==> flow/design.v <==
module spi_8byte (
    input wire clk,
    input wire rst_n,
    input wire sclk,
    input wire mosi,
    input wire ss,
    output wire miso,
    input wire pm,
    input wire [15:0] rate_inst,
    input wire [15:0] rate_avg,
    input wire [7:0] bpm_short_avg,
    input wire [7:0] bpm_long_avg,
    input wire [5:0] rr_short_avg,
    input wire [5:0] rr_long_avg,
    input wire pedal_flag,
    input wire expression_flag,
    input wire bpm_flag,
    input wire rr_flag,
    output reg [63:0] rx_data
);
    reg [1:0] sclk_sync, ss_sync, mosi_sync, pm_sync;
    always @(posedge clk) begin
        sclk_sync <= {sclk_sync[0], sclk};
        ss_sync <= {ss_sync[0], ss};
        mosi_sync <= {mosi_sync[0], mosi};
        pm_sync <= {pm_sync[0], pm};
    end
    wire sclk_rising = (sclk_sync == 2'b01);
    wire sclk_falling = (sclk_sync == 2'b10);
    wire ss_active = ~ss_sync[1];
    reg [5:0] bit_cnt;         
    reg [63:0] rx_buffer;
    reg [63:0] tx_buffer;
    reg miso_reg;
    assign miso = miso_reg;
    wire [63:0] tx_pack = {
        rate_inst,                               
        rate_avg,                                
        bpm_long_avg,                            
        bpm_short_avg,                           
        rr_long_avg [5:0],                       
        rr_short_avg[5:0],                       
        pedal_flag,                              
        (expression_flag | bpm_flag | rr_flag),   
        1'b0, pm_sync[1]                         
    };
    reg [63:0] tx_next;             
    always @(posedge clk or negedge rst_n) begin
        if (!rst_n) begin
            bit_cnt  <= 6'd0;
            rx_buffer <= 64'd0;
            tx_buffer <= 64'd0;
            rx_data <= 64'd0;
            miso_reg <= 1'b0;
        end else begin
            if (!ss_active) begin
                bit_cnt <= 6'd0;
                miso_reg <= 1'b0;
            end else begin
                if (sclk_falling) begin
                    rx_buffer <= {rx_buffer[62:0], mosi_sync[1]};
                    bit_cnt <= bit_cnt + 6'd1;
                    if (bit_cnt == 6'd63) begin
                        rx_data <= {rx_buffer[62:0], mosi_sync[1]};
                    end
                end
                if (sclk_rising) begin
                    if (bit_cnt == 6'd0) begin
                        tx_next = tx_pack;           
                    end else begin
                        tx_next = tx_buffer;         
                    end
                    miso_reg  <= tx_next[63];            
                    tx_buffer <= {tx_next[62:0], 1'b0}; 
                end
            end
        end
    end
endmodule
module multi_clock_divider (
    input wire clk,
    input wire rst_n,
    output reg tick_1hz,
    output reg tick_10hz
);
    reg [26:0] cnt_1hz;
    reg [23:0] cnt_10hz;
    localparam MAX_1HZ   = 27'd4_999;         
    localparam MAX_10HZ  = 24'd499;           
    always @(posedge clk or negedge rst_n) begin
        if (!rst_n) begin
            cnt_1hz <= 0;
            cnt_10hz <= 0;
            tick_1hz <= 0;
            tick_10hz <= 0;
        end else begin
            if (cnt_1hz == MAX_1HZ) begin
                cnt_1hz <= 0;
                tick_1hz <= 1;
            end else begin
                cnt_1hz <= cnt_1hz + 1;
                tick_1hz <= 0;
            end
            if (cnt_10hz == MAX_10HZ) begin
                cnt_10hz <= 0;
                tick_10hz <= 1;
            end else begin
                cnt_10hz <= cnt_10hz + 1;
                tick_10hz <= 0;
            end
        end
    end
endmodule
module check_pedal (
    input wire clk,
    input wire rst_n,
    input wire tick_10hz,
    input wire [7:0] pedal_buffer,
    output reg pedal_flag,
    output reg [15:0] rate_inst,
    output reg [15:0] rate_avg
);
    localparam [15:0] THRESH_LOW = 16'd25;     
    localparam [15:0] THRESH_HIGH = 16'd75;    
    localparam [15:0] THRESH_PEAK = 16'd99;    
    reg [7:0] pedal_curr;
    reg [7:0] pedal_prev;
    reg [15:0] rate_next;        
    reg [15:0] fir_reg [0:7];   
    reg [13:0] fir_sum;          
    reg [13:0] fir_sum_next;     
    reg [3:0] filled;            
    reg signed [9:0] diff_sample;    
    reg [9:0] delta_pos;             
    integer i;
    always @(posedge clk or negedge rst_n) begin
        if (!rst_n) begin
            pedal_flag <= 1'b0;
            pedal_curr <= 8'd0;
            pedal_prev <= 8'd0;
            rate_inst <= 16'd0;
            rate_next <= 16'd0;
            rate_avg <= 16'd0;
            for (i=0; i<8; i=i+1) fir_reg[i] <= 16'd0;
            fir_sum <= 14'd0;
            fir_sum_next <= 14'd0;
            filled <= 4'd0;
        end
        else if (tick_10hz) begin
            diff_sample = $signed({1'b0, pedal_buffer}) - $signed({1'b0, pedal_curr});
            delta_pos = (diff_sample > 0) ? diff_sample[9:0] : 10'd0;   
            rate_next = delta_pos * 16'd10;                             
            fir_sum_next = fir_sum - fir_reg[7] + rate_next;
            for (i=7; i>0; i=i-1) begin
                fir_reg[i] <= fir_reg[i-1];
            end
            fir_reg[0] <= rate_next;
            rate_inst <= rate_next;
            fir_sum <= fir_sum_next;
            rate_avg <= {2'b00, fir_sum_next} >> 3;   
            if (filled == 4'd8) begin
                if ( ((rate_next >= THRESH_LOW) && ( (fir_sum_next >> 3) >= THRESH_HIGH )) || (rate_next >= THRESH_PEAK) )
                    pedal_flag <= 1'b1;
                else
                    pedal_flag <= 1'b0;
            end
            else begin
                pedal_flag <= 1'b0;
            end
            pedal_prev <= pedal_curr;
            pedal_curr <= pedal_buffer;
            if (filled < 4'd8) filled <= filled + 4'd1;
        end
    end
endmodule
module check_expression(
    input wire clk,
    input wire rst_n,
    input wire [7:0] expression_buffer,
    output reg expression_flag
);
    localparam [7:0] exp_surprized = 8'd4;
    always @(posedge clk or negedge rst_n) begin
        if (!rst_n) begin
            expression_flag <= 1'b0;
        end
        else begin
            expression_flag <= (expression_buffer == exp_surprized);
        end
    end
endmodule
module check_bpm (
    input wire clk,
    input wire rst_n,
    input wire tick_10hz,
    input wire [7:0] bpm_buffer,
    output reg bpm_flag,
    output reg [7:0] short_avg,
    output reg [7:0] long_avg
);
    localparam integer SHORT_SAMPLES = 8;    
    localparam integer LONG_SAMPLES = 64;    
    localparam integer SUMS_WIDTH_S = 11;    
    localparam integer SUMS_WIDTH_L = 14;    
    reg [7:0] fir_short [0:SHORT_SAMPLES-1];
    reg [7:0] fir_long [0:LONG_SAMPLES-1];
    reg [SUMS_WIDTH_S-1:0] sum_short;
    reg [SUMS_WIDTH_L-1:0] sum_long;
    reg [3:0] filled_short;  
    reg [6:0] filled_long;   
    reg [7:0] prev_tail_s, prev_tail_l;      
    reg [SUMS_WIDTH_S-1:0] sum_short_next;
    reg [SUMS_WIDTH_L-1:0] sum_long_next;
    reg [SUMS_WIDTH_S+5-1:0] lhs;   
    reg [SUMS_WIDTH_L+3-1:0] rhs;   
    integer i;
    always @(posedge clk or negedge rst_n) begin
        if (!rst_n) begin
            bpm_flag <= 1'b0;
            sum_short <= {SUMS_WIDTH_S{1'b0}};
            sum_long <= {SUMS_WIDTH_L{1'b0}};
            filled_short <= 4'd0;
            filled_long <= 7'd0;
            short_avg <= 8'd0;
            long_avg <= 8'd0;
            for (i=0; i<SHORT_SAMPLES; i=i+1) fir_short[i] <= 8'd0;
            for (i=0; i<LONG_SAMPLES; i=i+1) fir_long[i]  <= 8'd0;
            prev_tail_s <= 8'd0;
            prev_tail_l <= 8'd0;
            sum_short_next <= {SUMS_WIDTH_S{1'b0}};
            sum_long_next <= {SUMS_WIDTH_L{1'b0}}; 
        end
        else if (tick_10hz) begin
            prev_tail_s = fir_short [SHORT_SAMPLES-1];
            prev_tail_l = fir_long [LONG_SAMPLES-1];
            sum_short_next = sum_short - {{(SUMS_WIDTH_S-8){1'b0}}, prev_tail_s} + {{(SUMS_WIDTH_S-8){1'b0}}, bpm_buffer};
            sum_long_next  = sum_long - {{(SUMS_WIDTH_L-8){1'b0}}, prev_tail_l} + {{(SUMS_WIDTH_L-8){1'b0}}, bpm_buffer};
            lhs = {5'd0, sum_short_next} << 5;
            rhs = (sum_long_next * 5);
            if ( (filled_short == SHORT_SAMPLES[3:0]) && (filled_long == LONG_SAMPLES[6:0]) )
                bpm_flag <= (lhs >= rhs);
            else
                bpm_flag <= 1'b0;
            for (i=SHORT_SAMPLES-1; i>0; i=i-1) begin
                fir_short[i] <= fir_short[i-1];
            end
            fir_short[0] <= bpm_buffer;
            for (i=LONG_SAMPLES-1; i>0; i=i-1) begin
                fir_long[i] <= fir_long[i-1];
            end
            fir_long[0] <= bpm_buffer;
            sum_short <= sum_short_next;
            sum_long  <= sum_long_next;
            short_avg <= sum_short_next >> 3;   
            long_avg  <= sum_long_next  >> 6;   
            if (filled_short < SHORT_SAMPLES[3:0]) filled_short <= filled_short + 4'd1;
            if (filled_long  < LONG_SAMPLES[6:0]) filled_long  <= filled_long  + 7'd1;
        end
    end
endmodule
module check_respiration(
    input wire clk,
    input wire rst_n,
    input wire tick_1hz,
    input wire [7:0]  rr_buffer,
    output reg rr_flag,
    output reg [5:0] short_avg,
    output reg [5:0] long_avg
);
    localparam integer SHORT_SAMPLES = 16;       
    localparam integer LONG_SAMPLES = 120;       
    localparam integer SUMS_WIDTH_S = 12;        
    localparam integer SUMS_WIDTH_L = 15;        
    localparam integer CMP_WIDTH = 32;          
    reg [7:0] fir_short [0:SHORT_SAMPLES-1];
    reg [7:0] fir_long [0:LONG_SAMPLES -1];
    reg [SUMS_WIDTH_S-1:0] sum_short, sum_short_next;
    reg [SUMS_WIDTH_L-1:0] sum_long , sum_long_next;
    reg [4:0] filled_short;  
    reg [6:0] filled_long;   
    reg [7:0] prev_tail_s, prev_tail_l;
    reg [CMP_WIDTH-1:0] lhs, rhs;
    reg [7:0] short_avg8;
    reg [7:0] long_avg8;
    integer i;
    always @(posedge clk or negedge rst_n) begin
        if (!rst_n) begin
            rr_flag <= 1'b0;
            sum_short <= {SUMS_WIDTH_S{1'b0}};
            sum_long <= {SUMS_WIDTH_L{1'b0}};
            sum_short_next <= {SUMS_WIDTH_S{1'b0}};
            sum_long_next <= {SUMS_WIDTH_L{1'b0}};
            filled_short <= 5'd0;
            filled_long <= 7'd0;
            short_avg <= 6'd0;
            long_avg <= 6'd0;
            short_avg8 <= 8'd0;
            long_avg8 <= 8'd0;
            for (i=0; i<SHORT_SAMPLES; i=i+1) fir_short[i] <= 8'd0;
            for (i=0; i<LONG_SAMPLES;  i=i+1) fir_long[i] <= 8'd0;
            prev_tail_s <= 8'd0;
            prev_tail_l <= 8'd0;
        end
        else if (tick_1hz) begin
            prev_tail_s = fir_short[SHORT_SAMPLES-1];
            prev_tail_l = fir_long [LONG_SAMPLES -1];
            sum_short_next = sum_short - {{(SUMS_WIDTH_S-8){1'b0}}, prev_tail_s} + {{(SUMS_WIDTH_S-8){1'b0}}, rr_buffer};
            sum_long_next  = sum_long- {{(SUMS_WIDTH_L-8){1'b0}}, prev_tail_l} + {{(SUMS_WIDTH_L-8){1'b0}}, rr_buffer};
            lhs = {{(CMP_WIDTH-SUMS_WIDTH_S){1'b0}}, sum_short_next} * 32'd2400;
            rhs = {{(CMP_WIDTH-SUMS_WIDTH_L){1'b0}}, sum_long_next } * 32'd368;
            if ( (filled_short == SHORT_SAMPLES[4:0]) && (filled_long == LONG_SAMPLES[6:0]) )
                rr_flag <= (lhs >= rhs);
            else
                rr_flag <= 1'b0;
            for (i=SHORT_SAMPLES-1; i>0; i=i-1) begin
                fir_short[i] <= fir_short[i-1];
            end
            fir_short[0] <= rr_buffer;
            for (i=LONG_SAMPLES-1; i>0; i=i-1) begin
                fir_long[i] <= fir_long[i-1];
            end
            fir_long[0] <= rr_buffer;
            sum_short <= sum_short_next;
            sum_long <= sum_long_next;
            short_avg8 <= sum_short_next >> 4;        
            long_avg8 <= sum_long_next  / 8'd120;    
            if (short_avg8 > 8'd63) 
                short_avg <= 6'd63;
            else
                short_avg <= short_avg8[5:0];
            if (long_avg8  > 8'd63)
                long_avg  <= 6'd63;
            else 
                long_avg  <= long_avg8[5:0];
            if (filled_short < SHORT_SAMPLES[4:0]) filled_short <= filled_short + 5'd1;
            if (filled_long  < LONG_SAMPLES[6:0])  filled_long  <= filled_long  + 7'd1;
        end
    end
endmodule
module drive_device (
    input wire clk,
    input wire rst_n,
    input wire pedal_flag,
    input wire expression_flag,
    input wire bpm_flag,
    input wire rr_flag,
    output wire pm,
    output reg drive
);
    parameter CLK_FREQ = 5_000;          
    parameter HIGH_SEC = 1;              
    parameter LOW_SEC = 2;               
    localparam S_IDLE = 2'b00;
    localparam S_HIGH = 2'b01;
    localparam S_LOW = 2'b10;
    localparam HIGH_COUNT = CLK_FREQ * HIGH_SEC;  
    localparam LOW_COUNT = CLK_FREQ * LOW_SEC;   
    reg [1:0] state;
    reg [31:0] counter;  
    assign pm = pedal_flag && (expression_flag || bpm_flag || rr_flag);
    always @(posedge clk or negedge rst_n) begin
        if (!rst_n) begin
            state <= S_IDLE;
            counter <= 32'd0;
            drive <= 1'b0;
        end else begin
            case (state)
                S_IDLE: begin
                    drive <= 1'b0;
                    if (pm) begin
                        state <= S_HIGH;
                        counter <= HIGH_COUNT - 1;
                        drive <= 1'b1;
                    end
                end
                S_HIGH: begin
                    drive <= 1'b1;
                    if (counter != 0) begin
                        counter <= counter - 1'b1;
                    end else begin
                        state <= S_LOW;
                        counter <= LOW_COUNT - 1;
                        drive <= 1'b0;
                    end
                end
                S_LOW: begin
                    drive <= 1'b0;
                    if (counter != 0) begin
                        counter <= counter - 1'b1;
                    end else begin
                        state <= S_IDLE;
                    end
                end
                default: begin
                    state <= S_IDLE;
                    counter <= 32'd0;
                    drive <= 1'b0;
                end
            endcase
        end
    end
endmodule
module PMPD(
    input wire clk,
    input wire rst_n,
    input wire sclk,
    input wire mosi,
    input wire ss,
    output wire miso,            
    output wire drive
);
    wire [63:0] state_buffer;
    wire pm;
    wire [15:0] rate_inst;
    wire [15:0] rate_avg;
    wire [7:0] bpm_short_avg;
    wire [7:0] bpm_long_avg;
    wire [5:0] rr_short_avg;
    wire [5:0] rr_long_avg;
    wire pedal_flag;
    wire expression_flag;
    wire bpm_flag;
    wire rr_flag;
    spi_8byte spi (
        .clk(clk),
        .rst_n(rst_n),
        .sclk(sclk),
        .mosi(mosi),
        .ss(ss), 
        .miso(miso), 
        .pm(pm),
        .rate_inst(rate_inst),
        .rate_avg(rate_avg),
        .bpm_short_avg(bpm_short_avg),
        .bpm_long_avg(bpm_long_avg),
        .rr_short_avg(rr_short_avg),
        .rr_long_avg(rr_long_avg),
        .pedal_flag(pedal_flag),
        .expression_flag(expression_flag),
        .bpm_flag(bpm_flag),
        .rr_flag(rr_flag),
        .rx_data(state_buffer)
    );
    wire tick_1hz;
    wire tick_10hz;
    multi_clock_divider prescaler(
        .clk(clk),
        .rst_n(rst_n),
        .tick_1hz(tick_1hz),
        .tick_10hz(tick_10hz)
    );
    check_pedal check_pedal(
        .clk(clk),
        .rst_n(rst_n),
        .tick_10hz(tick_10hz),
        .pedal_buffer(state_buffer[31:24]),
        .pedal_flag(pedal_flag),
        .rate_inst(rate_inst),
        .rate_avg(rate_avg)
    );
    check_expression check_expression(
        .clk(clk),
        .rst_n(rst_n),
        .expression_buffer(state_buffer[23:16]),
        .expression_flag(expression_flag)        
    );
    check_bpm check_bpm(
        .clk(clk),
        .rst_n(rst_n),
        .tick_10hz(tick_10hz),
        .bpm_buffer(state_buffer[15:8]),
        .bpm_flag(bpm_flag),
        .short_avg(bpm_short_avg),
        .long_avg(bpm_long_avg)
    );
    check_respiration check_respiration(
        .clk(clk),
        .rst_n(rst_n),
        .tick_1hz(tick_1hz),
        .rr_buffer(state_buffer[7:0]),
        .rr_flag(rr_flag),
        .short_avg(rr_short_avg),
        .long_avg(rr_long_avg)
    );
    drive_device drive_device(
        .clk(clk),
        .rst_n(rst_n),
        .pedal_flag(pedal_flag),
        .expression_flag(expression_flag),
        .bpm_flag(bpm_flag),
        .rr_flag(rr_flag),
        .pm(pm),
        .drive(drive)
    );
endmodule
== Step by step through the tools: PMPD ==
Tool output for the design above, in the order of the flow.
Lines are those of the file above, counted from 1.
Library cell names are shortened.
Not given: --
Set-up
  top module: PMPD
  clock port: clk
  standard-cell library: sky130hd
  corner: tt_025C_1v80

== Word level ==
Yosys after proc, flatten, opt, wreduce and memory -nomap, before mapping. Print and check cells are not counted. Equal cells are merged and count once.
Bit counts
  RAM bits: 0
  elaborated cells: 337
  input port bits: 5
  memories kept: 0
  latch bits: 0
  clocked read ports x word width: 0
  output and inout bits: 2
  bits in registers: 1965
  ROM bits: 0
Cells by class
  bitwise logic cells: 3
  order comparisons: 13
  equality and inequality tests: 17
  reductions and logical operators: 22
  div/mod/pow operators: 1
  muxes and demuxes: 27
  multiply operators: 4
  $add $sub $neg: 20
  shifts and indexed selects: 0
Operators with widths (number)
  12-bit by 7-bit multiplier with 19-bit output with constant B: 1
  15-bit by 7-bit divider with 15-bit output with constant B: 1
  15-bit by 5-bit multiplier with 20-bit output with constant B: 1
  32-bit parallel mux with 3-bit select: 1
  32-bit two-way mux: 3
  64-bit two-way mux: 1
  14-bit by 3-bit multiplier with 17-bit output with constant B: 1
  10-bit by 3-bit multiplier with 13-bit output with constant B: 1
  32-bit by 1-bit subtractor with 32-bit output with constant B: 1
  32-bit >= comparator: 1
  32-bit nonzero test: 1
  27-bit by 1-bit adder with 27-bit output with constant B: 1
  27-bit by 13-bit equality test with 1-bit output with constant B: 1
  27-bit two-way mux: 1
  24-bit by 1-bit adder with 24-bit output with constant B: 1
  24-bit by 9-bit equality test with 1-bit output with constant B: 1
  24-bit two-way mux: 1
  6-bit two-way mux: 4
  16-bit by 17-bit >= comparator with 1-bit output: 1
  2-bit AND reduction: 8
  8-bit by 6-bit greater-than comparator with 1-bit output with constant B: 2
  15-bit by 8-bit adder with 15-bit output: 1
  15-bit by 8-bit subtractor with 15-bit output: 1
  14-bit adder: 1
  14-bit subtractor: 1
  14-bit by 5-bit >= comparator with 1-bit output with constant B: 1
  14-bit by 7-bit >= comparator with 1-bit output with constant B: 1
  14-bit by 8-bit adder with 14-bit output: 1
Other operator kinds: 37; their cells: 66.

== Depth ==
Longest topological path by Yosys (ltp), each cell counted once; first at word level (registers and memories cut), then after technology mapping (sequential cells cut; the memories' decode and read muxes count).
Logic depth
  depth after elaboration: 10
  ABC_AREA: 0
  mapped depth: 35
  depth with buffers taken out: 35

== Netlist ==
Yosys stat after the flow's synthesis: flattened, memories mapped to cells. It holds for the ABC_AREA given above (unset counts as 0); a run with the other value may have another netlist.
Totals and module areas in this step are rounded.
Mapped netlist
  buffer cells: 240
  flip-flops: 1930
  area of sequential cells: 48300 sq um
  synthesis area: 82200 sq um
  standard cells after synthesis: 5891
Cells by type
  dfrtp_1: number 1921, area in all 4.81E+04 sq um
  mux2_2: number 1639, area in all 1.85E+04 sq um
  ha_1: number 247, area in all 3.09E+03 sq um
  fa_1: number 87, area in all 1741.67 sq um
  inv_1: number 364, area in all 1366.31 sq um
  xnor2_1: number 137, area in all 1.2E+03 sq um
  o21ai_0: number 196, area in all 980.941 sq um
  nand2_1: number 218, area in all 818.285 sq um
  clkbuf_1: number 217, area in all 814.531 sq um
  a21oi_1: number 130, area in all 650.624 sq um
  mux2i_1: number 61, area in all 610.586 sq um
  nor2_1: number 151, area in all 566.794 sq um
  xor2_1: number 49, area in all 429.162 sq um
  a21o_1: number 39, area in all 292.781 sq um
  o21bai_1: number 39, area in all 292.781 sq um
  nand3_1: number 47, area in all 235.226 sq um
  nand4_1: number 27, area in all 168.912 sq um
  dfxtp_1: number 8, area in all 160.154 sq um
Not listed: further types 70, cells in them 314.
By module: a second synthesis without flattening, with its own total; a netlist apart from the flattened one above.
Second synthesis, totals
  cells (unflattened synthesis): 6219
  area total of the unflattened synthesis: 86200 sq um
Each row is one instance without its submodules.
Modules
  check_respiration: area 43500 sq um, times used 1, cells 2991, sequential area 25500 sq um
  check_bpm: area 23000 sq um, times used 1, cells 1559, sequential area 13700 sq um
  spi_8byte: area 8460 sq um, times used 1, cells 674, sequential area 5090 sq um
  check_pedal: area 6660 sq um, times used 1, cells 546, sequential area 3250 sq um
  multi_clock_divider: area 2420 sq um, times used 1, cells 219, sequential area 1330 sq um
  drive_device: area 2090 sq um, times used 1, cells 226, sequential area 902 sq um
  check_expression: area 45.0 sq um, times used 1, cells 4, sequential area 25.0 sq um
  PMPD: area 0.0 sq um, times used 1, cells 0, sequential area 0.0 sq um

== Timing after synthesis ==
Source: OpenSTA report_checks on the synthesized netlist (no wires, ideal clock, input and output delay 20% of the period each), path of least setup slack; recovery checks are left aside. Register names are those of the netlist, which keeps one name where synthesis merged equal registers.
Timing path post-synthesis
  kind: reg-to-reg
  from: reg check_respiration.fir_long[119][1]
  to: reg check_respiration.rr_flag
  setup time: 0.128 ns
  path buffers: 0
  time at the first pin: 0.000 ns
  path delay: 6.778 ns
  period: 10.0 ns
  setup slack: 3.222 ns
  data required time: 9.872 ns
  stages: 31
  data arrival time: 6.650 ns
  period reached after synthesis: 6.778 ns
"path delay" = arrival - input delay + setup time.
"stages" counts driving pins, that of a launching flip-flop among them; a cell with two outputs on the path counts twice.
"period reached after synthesis" is the clock period less the worst setup slack; recovery checks do not enter. This is arithmetic on one report: input and output delays are still those of the set period (20% each).
The rows between start and end are the longest chain of elaborated cells between them; the timing report does not say that the signal goes this way. Where chains are equally long, one stands for them.
A line is the first line of the expression or statement that the cell stems from. Yosys adds cells for indexed reads and writes and turns some case tables into memories.
A register here has more assigning lines than the two given.
Between the ends, post-synthesis
  cell sequence: dfrtp_1 > fa_1 > inv_1 > fa_1 > a21o_1 > a221oi_1 > xor2_1 > inv_1 > ha_1 > inv_1 > fa_1 > inv_1 > fa_1 > ha_1 > inv_1 > a21oi_1 > o21ai_0 > a21boi_0 > o21ai_0 > a21boi_0 > o21ai_0 > a21oi_1 > o21ai_0 > nand2b_1 > a21o_1 > a21oi_1 > xor2_1 > ha_1 > a2111oi_0 > o21a_1 > o21ai_0
  length of the longest elaborated chain: 5
  elaborated cells on any way between the ends: 5
  source lines of those cells: 4
  classes of those cells: add/sub: 2; mul: 1; compare: 1; mux: 1
Ends and longest elaborated chain, post-synthesis
  start, declared: RTL line 276  | reg [7:0] fir_long [0:LONG_SAMPLES -1];
  start, assigned: RTL line 300  | for (i=0; i<LONG_SAMPLES;  i=i+1) fir_long[i] <= 8'd0;
  start, assigned: RTL line 320  | fir_long[i] <= fir_long[i-1];
  15-bit by 8-bit subtractor with 15-bit output: RTL line 308  | sum_long_next  = sum_long- {{(SUMS_WIDTH_L-8){1'b0}}, prev_tail_l} + {{(SUMS_WIDTH_L-8){1'b0}}, rr_buffer};
  15-bit by 8-bit adder with 15-bit output: RTL line 308
  15-bit by 5-bit multiplier with 20-bit output: RTL line 310  | rhs = {{(CMP_WIDTH-SUMS_WIDTH_L){1'b0}}, sum_long_next } * 32'd368;
  32-bit >= comparator: RTL line 312  | rr_flag <= (lhs >= rhs);
  1-bit two-way mux: RTL line 311  | if ( (filled_short == SHORT_SAMPLES[4:0]) && (filled_long == LONG_SAMPLES[6:0]) )
  end, assigned: RTL line 312
  end, assigned: RTL line 314  | rr_flag <= 1'b0;
  end, declared: RTL line 266  | output reg rr_flag,

== Worst path after layout ==
Path of least setup slack in the final report of record 1 (OpenROAD, finished layout, wires in). Where an end is a register, its clock arrival counts in the times.
Timing path after layout
  kind: reg-to-reg
  from: reg (no name shown)
  to: reg check_respiration.rr_flag
  setup slack: 0.72 ns
  time at the first pin: 0.80 ns
  data arrival time: 7.96 ns
  stages: 32
  data required time: 8.67 ns
  period: 8.01 ns
  path buffers: 0
  setup time: 0.12 ns
The rows between start and end are the longest chain of elaborated cells between them; the timing report does not say that the signal goes this way. Where chains are equally long, one stands for them.
A register here has more assigning lines than the two given.
Between the ends, after layout
  cell sequence: dfrtp_1 > fa_1 > inv_1 > fa_1 > a21o_1 > a21oi_1 > o21bai_1 > a21oi_1 > xnor2_1 > ha_1 > ha_1 > inv_1 > fa_1 > fa_1 > inv_1 > ha_1 > o21ai_0 > a21boi_0 > o21ai_0 > a21boi_0 > o21ai_0 > a21boi_0 > o21ai_0 > nand2b_1 > a21oi_1 > nor2b_1 > nor2_1 > xnor2_1 > ha_1 > a2111oi_0 > o21a_1 > o21ai_0
  length of the longest elaborated chain: 5
  elaborated cells on any way between the ends: 5
  source lines of those cells: 4
  classes of those cells: add/sub: 2; mul: 1; compare: 1; mux: 1
Ends and longest elaborated chain, after layout
  12-bit by 8-bit subtractor with 12-bit output: RTL line 307  | sum_short_next = sum_short - {{(SUMS_WIDTH_S-8){1'b0}}, prev_tail_s} + {{(SUMS_WIDTH_S-8){1'b0}}, rr_buffer};
  12-bit by 8-bit adder with 12-bit output: RTL line 307
  12-bit by 7-bit multiplier with 19-bit output: RTL line 309  | lhs = {{(CMP_WIDTH-SUMS_WIDTH_S){1'b0}}, sum_short_next} * 32'd2400;
  32-bit >= comparator: RTL line 312  | rr_flag <= (lhs >= rhs);
  1-bit two-way mux: RTL line 311  | if ( (filled_short == SHORT_SAMPLES[4:0]) && (filled_long == LONG_SAMPLES[6:0]) )
  end, assigned: RTL line 312
  end, assigned: RTL line 314  | rr_flag <= 1'b0;
  end, declared: RTL line 266  | output reg rr_flag,

Hand-over note for PMPD

Record of 5 stored runs of the RTL-to-layout flow on PMPD, platform sky130hd. The runs are unordered. Constraints: input delay and output delay 20% of the set period each, output load 0.01 pF.
"clock period achieved" = clock period - worst setup slack. The figure is calculated, with input and output delays left at 20% of the set period.
"worst path time" is the time allowed to the run's worst setup path (the clock period less input and output delay, where it has them) less its slack. Clock arrival times count: a late capture clock shortens it, a late launch clock lengthens it.
"power consumption" rests on the timing tool's default activity at the inputs, not on a simulated workload.
The measured numbers are rounded.

==> record 1: settings <==
{ "period_ns": 8.01, "CAP_MARGIN": 20, "CORE_MARGIN": 2, "CORE_UTILIZATION": 40, "SLEW_MARGIN": 20 }
==> record 1: results <==
Yosys chip area after synthesis: 82,200 sq um
die area: 209,000 sq um
standard-cell area after layout: 92,100 sq um
smallest setup slack: 0.719 ns
sum of negative setup slack: 0.000 ns
power consumption: 0.0194 W
clock period achieved: 7.291 ns
worst path time: 7.29 ns
type of the worst setup path: reg-to-reg

==> record 2: settings <==
{ "ABC_AREA": 1, "CELL_PAD_IN_SITES_DETAIL_PLACEMENT": 2, "CORE_ASPECT_RATIO": 0.69, "CORE_MARGIN": 6, "CORE_UTILIZATION": 22, "CTS_CLUSTER_DIAMETER": 24, "CTS_CLUSTER_SIZE": 47, "GPL_ROUTABILITY_DRIVEN": 0, "GPL_TIMING_DRIVEN": 0, "HOLD_SLACK_MARGIN": -0.08, "MAX_ROUTING_LAYER": "met4", "PLACE_DENSITY_LB_ADDON": 0.09, "SETUP_SLACK_MARGIN": 0.12, "SLEW_MARGIN": 25, "period_ns": 8.41, "CAP_MARGIN": 20 }
==> record 2: results <==
Yosys chip area after synthesis: 82,600 sq um
die area: 391,000 sq um
standard-cell area after layout: 110,000 sq um
smallest setup slack: 0.590 ns
sum of negative setup slack: 0.000 ns
power consumption: 0.0318 W
clock period achieved: 7.820 ns
worst path time: 7.82 ns
type of the worst setup path: reg-to-reg

==> record 3: settings <==
{ "ABC_AREA": 0, "CELL_PAD_IN_SITES_DETAIL_PLACEMENT": 2, "CORE_UTILIZATION": 50, "GPL_ROUTABILITY_DRIVEN": 0, "MIN_ROUTING_LAYER": "met1", "PLACE_DENSITY": 0.91, "SETUP_SLACK_MARGIN": 2.15, "TNS_END_PERCENT": 10, "period_ns": 11.0, "CAP_MARGIN": 20, "CORE_MARGIN": 2, "SLEW_MARGIN": 20 }
==> record 3: results <==
did not finish, routing stopped with GRT-0232

==> record 4: settings <==
{ "CORE_UTILIZATION": 37, "period_ns": 8.01, "CAP_MARGIN": 20, "CORE_MARGIN": 2, "SLEW_MARGIN": 20 }
==> record 4: results <==
Yosys chip area after synthesis: 82,200 sq um
die area: 226,000 sq um
standard-cell area after layout: 92,600 sq um
smallest setup slack: 0.746 ns
sum of negative setup slack: 0.000 ns
power consumption: 0.0195 W
clock period achieved: 7.264 ns
worst path time: 7.26 ns
type of the worst setup path: reg-to-reg

==> record 5: settings <==
{ "CAP_MARGIN": 0, "CELL_PAD_IN_SITES_GLOBAL_PLACEMENT": 2, "CORE_ASPECT_RATIO": 0.8, "CORE_MARGIN": 9, "CORE_UTILIZATION": 70, "GPL_ROUTABILITY_DRIVEN": 0, "GPL_TIMING_DRIVEN": 0, "HOLD_SLACK_MARGIN": -0.09, "MAX_ROUTING_LAYER": "met4", "SLEW_MARGIN": 30, "TNS_END_PERCENT": 15, "period_ns": 12.8 }
==> record 5: results <==
did not finish, placement stopped with GPL-0301

End of note.
